==> flow/design.v <==
module binary2deg(
	input i_clk,
	input i_rst,
	input i_start,
	input[63:0] i_decimal,
	input[3:0] i_frccnt,
	output[13:0] o_deg,
	output o_finished
	);
enum {IDLE,D2B1,D2B2,SHIFT,B2D,END} state_w,state_r;
logic[13:0] deg_w,deg_r;
logic[21:0] devider_w,devider_r;
logic[34:0] tmp_w,tmp_r;
logic[63:0] decimal_w,decimal_r;
logic[21:0] binary_w,binary_r;
logic[3:0] cnt_w,cnt_r;
logic[3:0] frccnt_w,frccnt_r;
logic finished;
assign o_finished = finished;
assign o_deg = deg_r;
always@(*) begin
	deg_w = deg_r;
	devider_w = devider_r;
	tmp_w = tmp_r;
	decimal_w = decimal_r;
	binary_w = binary_r;
	cnt_w = cnt_r;
	frccnt_w = frccnt_r;
	state_w = state_r;
	finished = 0;
	case(state_r)
		IDLE: begin
			if(i_start) begin
				state_w = D2B1;
				decimal_w = i_decimal;
				frccnt_w = i_frccnt;
				tmp_w = 0;
			end
			else begin
				state_w = state_r;
				decimal_w = 0;
			end
			binary_w = 0;
			devider_w = 22'b101101000000000000000;
			finished = 0;
		end
		D2B1: begin
			if(decimal_r[3:0] < 10) begin
				tmp_w = (tmp_r >> 4)+(tmp_r >> 5)+(tmp_r >> 8)+(tmp_r >> 9)+(tmp_r >> 12)+(tmp_r >> 13)+{18'd0,decimal_r[3:0],13'd0};
				state_w = state_r;
			end
			else begin
				tmp_w = tmp_r;
				state_w = D2B2;
			end
			decimal_w = decimal_r >> 4;
		end
		D2B2: begin
			if(cnt_r == (frccnt_r - 1)) begin
				state_w = SHIFT;
				cnt_w = 0;
			end
			else begin
				state_w = state_r;
				cnt_w = cnt_r + 1;
			end
			tmp_w = (tmp_r >> 4)+(tmp_r >> 5)+(tmp_r >> 8)+(tmp_r >> 9)+(tmp_r >> 12)+(tmp_r >> 13)+{18'd0,decimal_r[3:0],13'd0};
			decimal_w = decimal_r >> 4;
		end
		SHIFT: begin
			tmp_w = (tmp_r << 3) + (tmp_r << 1);
			if(cnt_r == (frccnt_r - 2)) begin
				state_w = B2D;
				binary_w = tmp_w[21:0];
				cnt_w = 0;
			end
			else begin
				state_w = state_r;
				cnt_w = cnt_r + 1;
			end
		end
		B2D: begin
			if(cnt_r == 13) begin
				state_w = END;
				cnt_w = 0;
			end
			else begin
				state_w = state_r;
				cnt_w = cnt_r + 1;
			end
			if(binary_r < devider_r) begin
				deg_w = {deg_r[12:0],1'b0};
				binary_w = binary_r;
			end
			else begin
				deg_w = {deg_r[12:0],1'b1};
				binary_w = binary_r - devider_r;
			end
			devider_w = devider_r >> 1;
			finished = 0;
		end
		END: begin
			finished = 1;
			state_w = IDLE;
		end
	endcase
end
always@(posedge i_clk or negedge i_rst) begin
	if(!i_rst) begin
		devider_r <= 22'b0101101000000000000000;
		binary_r <= 0;
		deg_r <= 0;
		cnt_r <= 0;
		state_r <= IDLE;
		decimal_r <= 64'd0;
		tmp_r <= 35'd0;
		frccnt_r <= 0;
	end
	else begin
		devider_r <= devider_w;
		binary_r <= binary_w;
		deg_r <= deg_w;
		cnt_r <= cnt_w;
		state_r <= state_w;
		decimal_r <= decimal_w;
		tmp_r <= tmp_w;
		frccnt_r <= frccnt_w;
	end
end
endmodule
module synchro(
	input i_clk,
	input i_rst,
	input i_write,
	input[7:0] i_char,
	output o_full,
	output o_check,
	output[14 - 1:0] o_deg
	);
integer i;
enum {IDLE,IDT,DATA,DEG,CHECK} state_w,state_r;
logic[7:0] cnt_w,cnt_r;
logic[7:0] char_w[7:0],char_r[7:0];
logic[2:0] r_w,r_r,w_w,w_r;
logic[7:0] char;
logic[7:0] check_w,check_r;
logic[7:0] checksum_w,checksum_r,tmp;
logic check;
logic[23:0] SI_w,SI_r;
logic[3:0] pos;
enum {INT,FRC} dstate_w,dstate_r;
logic[63:0] decimal_w,decimal_r;
logic[13:0] deg,deg_w,deg_r;
logic[3:0] frccnt_w,frccnt_r;
logic finished;
binary2deg xbinary2deg(.i_clk(i_clk),.i_rst(i_rst),.i_start(check && (pos == 1)),.i_decimal(decimal_r),.i_frccnt(frccnt_r),.o_deg(deg),.o_finished(finished));
assign o_full = ((w_r + 1) == r_r)? 1 : 0;
assign o_check = check;
assign o_deg = deg_r;
always@(*) begin
	for(i = 0; i < 8; i = i + 1) begin
		char_w[i] = char_r[i];
	end
	if(i_write) begin
		w_w = w_r + 1;
		char_w[w_r] = i_char;
	end
	else begin
		w_w = w_r;
	end
	if(w_r != r_r) begin
		char = char_r[r_r];
		r_w = r_r + 1;
	end
	else begin
		char = 0;
		r_w = r_r;
	end
end
always@(*) begin
	pos = 0;
	case(SI_r)
		{"H","D","G"} : begin
			pos = 1;
		end
		{"H","D","T"} : begin
			pos = 1;
		end
	endcase
end
always@(*) begin
	if(finished)
		deg_w = deg;
	else
		deg_w = deg_r;
end
always@(*) begin
	check = 0;
	checksum_w = checksum_r;
	SI_w = SI_r;
	decimal_w = decimal_r;
	tmp = 0;
	frccnt_w = frccnt_r;
	state_w = state_r;
	dstate_w = dstate_r;
	cnt_w = cnt_r;
	check_w = check_r;
	if(w_r != r_r) begin
		case(state_r)
			IDLE: begin
				check_w = 0;
				decimal_w = 0;
				frccnt_w = 0;
				dstate_w = INT;
				if(char == "$") begin
					state_w = IDT;
				end
				else begin
					state_w = state_r;
				end
				cnt_w = 0;
			end
			IDT: begin
				if(cnt_r == 4) begin
					state_w = DATA;
					cnt_w = 0;
					SI_w = (SI_r << 8) + {16'd0,char};
				end
				else if(cnt_r > 1) begin
					state_w = state_r;
					cnt_w = cnt_r + 1;
					SI_w = (SI_r << 8) + {16'd0,char};
				end
				else begin
					state_w = state_r;
					SI_w = SI_r;
					cnt_w = cnt_r + 1;
				end
				check_w = check_r ^ char;
			end
			DATA: begin
				if(char == "*") begin
					state_w = CHECK;
					cnt_w = 0;
					check_w = check_r;
				end
				else if(char == ",") begin
					cnt_w = cnt_r + 1;
					check_w = check_r ^ char;
					if(cnt_r == (pos - 1)) begin
						state_w = DEG;
					end
					else begin
						state_w = state_r;
					end
				end
				else begin
					state_w = state_r;
					cnt_w = cnt_r;
					check_w = check_r ^ char;
				end
			end
			DEG: begin
				tmp = char - "0";
				if(char == ".") begin
					dstate_w = FRC;
					state_w = state_r;
					cnt_w = cnt_r;
					frccnt_w = frccnt_r;
					decimal_w = (decimal_r << 4) + {60'd0,tmp[3:0]};
				end
				else if(char == ",") begin
					dstate_w = INT;
					state_w = DATA;
					cnt_w = cnt_r;
					frccnt_w = frccnt_r;
					decimal_w = decimal_r;
				end
				else begin
					state_w = state_r;
					dstate_w = dstate_r;
					cnt_w = cnt_r;
					decimal_w = (decimal_r << 4) + {60'd0,tmp[3:0]};
					if(dstate_r == FRC) begin
						frccnt_w = frccnt_r;
					end
					else begin
						frccnt_w = frccnt_r + 1;
					end
				end
				check_w = check_r ^ char;
			end
			CHECK: begin
				if(char == 8'hd) begin
					state_w = IDLE;
					cnt_w = 0;
					if(check_r == checksum_r) begin
						check = 1;
					end
					else begin
						check = 0;
					end
				end
				else begin
					if((char > "/") && (char < ":")) begin
						tmp = char - "0";
						checksum_w = cnt_r == 0 ? {tmp[3:0],4'd0} : {checksum_r[7:4],tmp[3:0]};
					end
					else if((char > "@") && (char < "G")) begin
						tmp = char - "A" + 8'd10;
						checksum_w = cnt_r == 0 ? {tmp[3:0],4'd0} : {checksum_r[7:4],tmp[3:0]};
					end
					else begin
						checksum_w = checksum_r;
					end
					cnt_w = cnt_r + 1;
				end
			end
		endcase
	end
	else begin
		state_w = state_r;
		cnt_w = cnt_r;
		checksum_w = checksum_r;
		check_w = check_r;
	end
end
always@(posedge i_clk or negedge i_rst) begin
	if(!i_rst) begin
		state_r <= IDLE;
		dstate_r <= INT;
		cnt_r <= 0;
		deg_r <= 0;
		checksum_r <= 0;
		check_r <= 0;
		SI_r <= 0;
		r_r <= 0;
		w_r <= 0;
		decimal_r <= 0;
		frccnt_r <= 0;
		for(i = 0; i < 8; i = i + 1) begin
			char_r[i] <= 0;
		end
	end
	else begin
		state_r <= state_w;
		dstate_r <= dstate_w;
		cnt_r <= cnt_w;
		deg_r <= deg_w;
		checksum_r <= checksum_w;
		check_r <= check_w;
		SI_r <= SI_w;
		r_r <= r_w;
		w_r <= w_w;
		decimal_r <= decimal_w;
		frccnt_r <= frccnt_w;
		for(i = 0; i < 8; i = i + 1) begin
			char_r[i] <= char_w[i];
		end
	end
end
endmodule
Step by step through the tools: synchro:

Module synchro before and after one edit of its RTL, step after step.
Lines under "original" count in the file above, lines under "edited" in the edited file.
"change": "edited" minus "original" as printed here. "rel. change": 100 x difference / "original".
Library cell names are shortened.
The mark - stands for no value.

* design top: synchro
* clock: i_clk
* cell library: sky130hd
* timing corner: tt_025C_1v80

Edit of the RTL:

The edit as a unified diff against the file above.
The edit is scripted, without regard to the design's behaviour, which it may alter; it was not made to optimise anything.

```diff
@@ -12,5 +12,5 @@
 logic[21:0] devider_w,devider_r;
 logic[34:0] tmp_w,tmp_r;
-logic[63:0] decimal_w,decimal_r;
+logic[31:0] decimal_w,decimal_r;
 logic[21:0] binary_w,binary_r;
 logic[3:0] cnt_w,cnt_r;
```

Word level:

Counts by Yosys on the flattened word-level netlist (proc, flatten, opt, wreduce). Print and check cells are left out. Cells with the same type and inputs are merged into one.

Storage and ports
* input bits: original 11, edited 11, change 0, rel. change 0.00%
* output and inout bits: original 16, edited 16, change 0, rel. change 0.00%
* register bits after elaboration: original 461, edited 397, change -64, rel. change -13.88%
* word-level cells: original 246, edited 246, change 0, rel. change 0.00%

Operators by class
* equal/unequal tests: original 59, edited 59, change 0, rel. change 0.00%
* mux-type cells: original 69, edited 69, change 0, rel. change 0.00%
* magnitude comparators: original 7, edited 7, change 0, rel. change 0.00%
* bitwise gates (word level): original 10, edited 10, change 0, rel. change 0.00%
* reductions and logical operators: original 52, edited 52, change 0, rel. change 0.00%
* add/subtract/negate cells: original 21, edited 21, change 0, rel. change 0.00%

Operators with widths
* 32-bit 2-to-1 mux: original 15, edited 18, change +3, rel. change +20.00%
* 64-bit 2-to-1 mux: original 3, edited 0, change -3, rel. change -100.00%
* 64-bit parallel mux with 2-bit select: original 2, edited 0, change -2, rel. change -100.00%
* 32-bit parallel mux with 2-bit select: original 1, edited 3, change +2, rel. change +200.00%
* 64-bit by 4-bit adder with 64-bit output: original 1, edited 0, change -1, rel. change -100.00%
* 32-bit by 4-bit adder with 32-bit output: original 0, edited 1, change +1

Unchanged operator kinds not shown: 79.

Longest topological paths:

Depth = most cells in a row (Yosys ltp): at word level without a register or memory, in the mapped netlist without a sequential cell, where the memories' decode and read muxes count.

Logic depth
* word-level depth: original 10, edited 10, change 0, rel. change 0.00%
* ABC_AREA: original 0, edited 0
* gate-level depth with buffers: original 26, edited 29, change +3, rel. change +11.54%
* gate-level depth less buffers: original 26, edited 29, change +3, rel. change +11.54%

After synthesis:

Source: synth_stat.txt of the flow (Yosys; design flattened, memories mapped). It holds for the ABC_AREA given above (unset counts as 0); a run with the other value may have another netlist.

Cell types
* dfrtp_1: original 370, edited 306, change -64, rel. change -17.30%
* a21oi_1: original 192, edited 147, change -45, rel. change -23.44%
* and3_1: original 79, edited 41, change -38, rel. change -48.10%
* nor2_1: original 137, edited 105, change -32, rel. change -23.36%
* clkbuf_1: original 87, edited 59, change -28, rel. change -32.18%
* mux2_2: original 121, edited 97, change -24, rel. change -19.83%
* o21ai_0: original 197, edited 180, change -17, rel. change -8.63%
* nand3_1: original 61, edited 46, change -15, rel. change -24.59%
* a221oi_1: original 20, edited 5, change -15, rel. change -75.00%
* a22oi_1: original 16, edited 31, change +15, rel. change +93.75%
* a21o_1: original 53, edited 39, change -14, rel. change -26.42%
* xnor2_1: original 69, edited 82, change +13, rel. change +18.84%
* o21ai_1: original 25, edited 38, change +13, rel. change +52.00%
* nand2_1: original 324, edited 335, change +11, rel. change +3.40%
* a31oi_1: original 24, edited 16, change -8, rel. change -33.33%
* buf_2: original 23, edited 16, change -7, rel. change -30.43%
* nor2b_1: original 11, edited 18, change +7, rel. change +63.64%
* inv_1: original 205, edited 199, change -6, rel. change -2.93%

Unchanged cell types not shown: 12.
Not every row of either side is listed.

Synthesis totals
* chip area (Yosys) (sq um): original 24661.2, edited 21579.4, change -3081.8, rel. change -12.50%
* sequential part of the area (sq um): original 9416.5, edited 7815.0, change -1601.5, rel. change -17.01%
* mapped cells: original 2650, edited 2349, change -301, rel. change -11.36%
* flip-flop cells: original 376, edited 312, change -64, rel. change -17.02%
* buffer cells: original 122, edited 90, change -32, rel. change -26.23%

By module: a second synthesis without flattening, with its own total; a netlist apart from the flattened one above.

Second synthesis, totals
* cell total of the unflattened synthesis: original 2468, edited 2264, change -204, rel. change -8.27%
* area (unflattened synthesis) (sq um): original 24424.7, edited 22678.0, change -1746.7, rel. change -7.15%

Each row is one instance without its submodules.

Modules, original
* binary2deg: area 15004.4 sq um, sequential area 4260.3 sq um, cells 1692, times used 1
* synchro: area 9420.3 sq um, sequential area 5156.2 sq um, cells 776, times used 1

Modules, edited
* binary2deg: area 13397.8 sq um, sequential area 3459.6 sq um, cells 1519, times used 1
* synchro: area 9280.2 sq um, sequential area 5156.2 sq um, cells 745, times used 1

Worst setup path after synthesis:

Path of least setup slack by OpenSTA after synthesis, without wires, with an ideal clock, recovery checks aside; 20% of the period is set as input and as output delay. Where synthesis merged equal registers, the netlist keeps one of their names.

Timing post-synthesis
* path kind: original reg-to-reg, edited reg-to-reg
* start: original register xbinary2deg.tmp_r[5], edited register xbinary2deg.tmp_r[5]
* end: original register xbinary2deg.tmp_r[31], edited register xbinary2deg.tmp_r[30]
* delay of the path (ps): original 5938, edited 6133, change +195, rel. change +3.28%
* data arrival time (ps): original 5801, edited 5995, change +194, rel. change +3.34%
* path buffers: original 0, edited 0, change 0
* data required time (ps): original 9863, edited 9862, change -1, rel. change -0.01%
* library setup time (ps): original 137, edited 138, change +1
* clock period (ps): original 10000, edited 10000, change 0, rel. change 0.00%
* slack (ps): original 4063, edited 3867, change -196
* time at the first pin (ps): original 0, edited 0, change 0
* stages on the path: original 27, edited 30, change +3, rel. change +11.11%
* synthesis period reached (ps): original 5937, edited 6133, change +196, rel. change +3.30%

"delay of the path" is the arrival time less input delay plus setup time.
"stages on the path": output pins that drive a net of the path, with the launching flip-flop's if there is one; two outputs of one cell count as two.
"synthesis period reached" = period - worst setup slack (recovery checks aside). The figure is calculated, with input and output delays left at 20% of the set period.
Between the ends stands the longest chain of elaborated cells between them, by number of cells; it is not shown to be the way that was timed. Of several equally long chains one is given.
A line is the first line of the expression or statement that the cell stems from. Yosys adds cells for indexed reads and writes and turns some case tables into memories.

Between the ends, post-synthesis, original:
* cell sequence: dfrtp_1 -> ha_1 -> inv_1 -> fa_1 -> nand2b_1 -> a21oi_1 -> a21oi_1 -> o21ai_1 -> o31ai_1 -> o41ai_1 -> a21oi_1 -> xnor2_1 -> fa_1 -> inv_1 -> fa_1 -> fa_1 -> inv_1 -> ha_1 -> nand2_1 -> o21ai_0 -> o2111ai_1 -> or2_2 -> o211ai_1 -> a31oi_1 -> a2111oi_0 -> or3_1 -> o211ai_1
* cells in the longest elaborated chain: 8
* elaborated cells on any way between the ends: 9
* classes of those cells: add/sub: 7; mux: 2

Ends and longest elaborated chain, post-synthesis, original
* start: declaration: RTL line 13 `logic[34:0] tmp_w,tmp_r;`
* start: assignment: RTL line 116 `tmp_r <= 35'd0;`
* start: assignment: RTL line 126 `tmp_r <= tmp_w;`
* 31-bit by 30-bit adder with 32-bit output: RTL line 49 `tmp_w = (tmp_r >> 4)+(tmp_r >> 5)+(tmp_r >> 8)+(tmp_r >> 9)+(tmp_r >> 12)+(tmp_r >> 13)+{18'd0,decimal_r[3:0], ...`
* 35-bit by 27-bit adder with 35-bit output: RTL line 49
* 35-bit by 26-bit adder with 35-bit output: RTL line 49
* 35-bit by 23-bit adder with 35-bit output: RTL line 49
* 35-bit by 22-bit adder with 35-bit output: RTL line 49
* 35-bit by 17-bit adder with 35-bit output: RTL line 49
* 35-bit 2-to-1 mux: RTL line 48 `if(decimal_r[3:0] < 10) begin`
* 35-bit parallel mux with 4-bit select: RTL line 31 `case(state_r)`
* end: assignment: RTL line 116
* end: assignment: RTL line 126
* end: declaration: RTL line 13

Between the ends, post-synthesis, edited:
* cell sequence: dfrtp_1 -> ha_1 -> inv_1 -> fa_1 -> nor2b_1 -> o31a_1 -> o211a_1 -> o21bai_1 -> a21oi_1 -> o21ai_0 -> nand2_1 -> nand3_1 -> nand2_1 -> xnor2_1 -> fa_1 -> inv_1 -> fa_1 -> fa_1 -> inv_1 -> ha_1 -> and4_1 -> and2_1 -> o2111ai_1 -> nor3b_1 -> or4_1 -> a21oi_1 -> a221oi_1 -> o21a_1 -> xnor2_1 -> o221ai_1
* cells in the longest elaborated chain: 8
* elaborated cells on any way between the ends: 9
* classes of those cells: add/sub: 7; mux: 2

Ends and longest elaborated chain, post-synthesis, edited
* start: declaration: RTL line 13 `logic[34:0] tmp_w,tmp_r;`
* start: assignment: RTL line 116 `tmp_r <= 35'd0;`
* start: assignment: RTL line 126 `tmp_r <= tmp_w;`
* 31-bit by 30-bit adder with 32-bit output: RTL line 49 `tmp_w = (tmp_r >> 4)+(tmp_r >> 5)+(tmp_r >> 8)+(tmp_r >> 9)+(tmp_r >> 12)+(tmp_r >> 13)+{18'd0,decimal_r[3:0], ...`
* 35-bit by 27-bit adder with 35-bit output: RTL line 49
* 35-bit by 26-bit adder with 35-bit output: RTL line 49
* 35-bit by 23-bit adder with 35-bit output: RTL line 49
* 35-bit by 22-bit adder with 35-bit output: RTL line 49
* 35-bit by 17-bit adder with 35-bit output: RTL line 49
* 35-bit 2-to-1 mux: RTL line 48 `if(decimal_r[3:0] < 10) begin`
* 35-bit parallel mux with 4-bit select: RTL line 31 `case(state_r)`
* end: assignment: RTL line 116
* end: assignment: RTL line 126
* end: declaration: RTL line 13

Worst path after layout:

Path of least setup slack in the final report of the runs of pair A (OpenROAD, finished layout, wires in). Where an end is a register, its clock arrival counts in the times.
The path's times are printed in steps of 10 ps; the period is the one set.

Timing after layout
* path kind: original reg-to-reg, edited reg-to-reg
* start: original register xbinary2deg.tmp_r[5], edited register xbinary2deg.tmp_r[5]
* end: original register xbinary2deg.tmp_r[31], edited register xbinary2deg.tmp_r[30]
* stages on the path: original 27, edited 26, change -1, rel. change -3.70%
* slack (ps): original 420, edited 350, change -70
* data required time (ps): original 7400, edited 7400, change 0, rel. change 0.00%
* path buffers: original 0, edited 0, change 0
* clock period (ps): original 6980, edited 6980, change 0, rel. change 0.00%
* data arrival time (ps): original 6980, edited 7040, change +60, rel. change +0.86%
* time at the first pin (ps): original 580, edited 550, change -30, rel. change -5.17%
* library setup time (ps): original 140, edited 130, change -10

Between the ends stands the longest chain of elaborated cells between them, by number of cells; it is not shown to be the way that was timed. Of several equally long chains one is given.

Between the ends, after layout, original:
* cell sequence: dfrtp_1 -> ha_1 -> inv_1 -> fa_1 -> nand2b_1 -> a21oi_1 -> a21oi_1 -> o21ai_2 -> o31ai_1 -> o21a_1 -> o21ai_0 -> xnor2_1 -> fa_1 -> inv_1 -> fa_1 -> fa_1 -> inv_1 -> ha_1 -> and3_1 -> o211a_1 -> o2111ai_1 -> or2_2 -> o211ai_1 -> a31oi_1 -> a2111oi_2 -> or3_1 -> o211ai_1
* cells in the longest elaborated chain: 8
* elaborated cells on any way between the ends: 9
* classes of those cells: add/sub: 7; mux: 2

Ends and longest elaborated chain, after layout, original
* start: declaration: RTL line 13 `logic[34:0] tmp_w,tmp_r;`
* start: assignment: RTL line 116 `tmp_r <= 35'd0;`
* start: assignment: RTL line 126 `tmp_r <= tmp_w;`
* 31-bit by 30-bit adder with 32-bit output: RTL line 49 `tmp_w = (tmp_r >> 4)+(tmp_r >> 5)+(tmp_r >> 8)+(tmp_r >> 9)+(tmp_r >> 12)+(tmp_r >> 13)+{18'd0,decimal_r[3:0], ...`
* 35-bit by 27-bit adder with 35-bit output: RTL line 49
* 35-bit by 26-bit adder with 35-bit output: RTL line 49
* 35-bit by 23-bit adder with 35-bit output: RTL line 49
* 35-bit by 22-bit adder with 35-bit output: RTL line 49
* 35-bit by 17-bit adder with 35-bit output: RTL line 49
* 35-bit 2-to-1 mux: RTL line 48 `if(decimal_r[3:0] < 10) begin`
* 35-bit parallel mux with 4-bit select: RTL line 31 `case(state_r)`
* end: assignment: RTL line 116
* end: assignment: RTL line 126
* end: declaration: RTL line 13

Between the ends, after layout, edited:
* cell sequence: dfrtp_2 -> ha_1 -> a211oi_1 -> o211ai_1 -> a41o_1 -> a221o_1 -> nand2_1 -> nand2_1 -> a21oi_1 -> xnor2_1 -> fa_1 -> inv_1 -> fa_1 -> fa_1 -> inv_1 -> ha_1 -> and4_1 -> and2_1 -> o2111ai_1 -> nor3b_2 -> or4_1 -> a21oi_2 -> a221oi_1 -> o21a_1 -> xnor2_1 -> o221ai_1
* cells in the longest elaborated chain: 8
* elaborated cells on any way between the ends: 9
* classes of those cells: add/sub: 7; mux: 2

Ends and longest elaborated chain, after layout, edited
* start: declaration: RTL line 13 `logic[34:0] tmp_w,tmp_r;`
* start: assignment: RTL line 116 `tmp_r <= 35'd0;`
* start: assignment: RTL line 126 `tmp_r <= tmp_w;`
* 31-bit by 30-bit adder with 32-bit output: RTL line 49 `tmp_w = (tmp_r >> 4)+(tmp_r >> 5)+(tmp_r >> 8)+(tmp_r >> 9)+(tmp_r >> 12)+(tmp_r >> 13)+{18'd0,decimal_r[3:0], ...`
* 35-bit by 27-bit adder with 35-bit output: RTL line 49
* 35-bit by 26-bit adder with 35-bit output: RTL line 49
* 35-bit by 23-bit adder with 35-bit output: RTL line 49
* 35-bit by 22-bit adder with 35-bit output: RTL line 49
* 35-bit by 17-bit adder with 35-bit output: RTL line 49
* 35-bit 2-to-1 mux: RTL line 48 `if(decimal_r[3:0] < 10) begin`
* 35-bit parallel mux with 4-bit select: RTL line 31 `case(state_r)`
* end: assignment: RTL line 116
* end: assignment: RTL line 126
* end: declaration: RTL line 13

Measured runs:

Runs of the flow (Yosys, OpenROAD) on both versions; the two runs of a pair have the same settings. The constraints put input and output delay at 20% of the set period each and load the outputs with 0.01 pF.

Flow settings, pair A:
* period_ns: 6.98
* CAP_MARGIN: 20
* CORE_MARGIN: 2
* CORE_UTILIZATION: 40
* SLEW_MARGIN: 20

Results, pair A
* setup total negative slack (ps): original 0, edited 0, change 0
* final worst hold slack (ps): original 474, edited 474, change 0
* die area (sq um): original 63655.3, edited 55823.5, change -7831.8, rel. change -12.30%
* clock period reached (ps): original 6556, edited 6627, change +71, rel. change +1.08%
* utilization of the finished layout: original 0.443, edited 0.444, change +0.001
* worst setup slack after layout (ps): original 424, edited 353, change -71
* total design power (W): original 0.006392, edited 0.005582, change -0.000810, rel. change -12.67%
* synthesized cell area (sq um): original 24661.2, edited 21579.4, change -3081.8, rel. change -12.50%
* standard-cell area after routing (sq um): original 27169.8, edited 23772.8, change -3397.0, rel. change -12.50%

Flow settings, pair B:
* CAP_MARGIN: 5
* CORE_UTILIZATION: 29
* GPL_ROUTABILITY_DRIVEN: 1
* PLACE_DENSITY: 0.79
* period_ns: 4.65
* CORE_MARGIN: 2
* SLEW_MARGIN: 20

Results, pair B
* setup total negative slack (ps): original -27238, edited -27322, change -84
* die area (sq um): original 87388.2, edited 76609.9, change -10778.3, rel. change -12.33%
* clock period reached (ps): original 6015, edited 6205, change +190, rel. change +3.16%
* utilization of the finished layout: original 0.36, edited 0.358, change -0.002
* worst setup slack after layout (ps): original -1365, edited -1555, change -190
* total design power (W): original 0.009732, edited 0.008365, change -0.001367, rel. change -14.05%
* synthesized cell area (sq um): original 24661.2, edited 21579.4, change -3081.8, rel. change -12.50%
* standard-cell area after routing (sq um): original 30214.0, edited 26502.9, change -3711.1, rel. change -12.28%

"clock period reached" is the run's clock period less its worst setup slack. It is reckoned from that one timing run; input and output delays stay at 20% of the period that was set.
"total design power" rests on the timing tool's default activity at the inputs, not on a simulated workload.
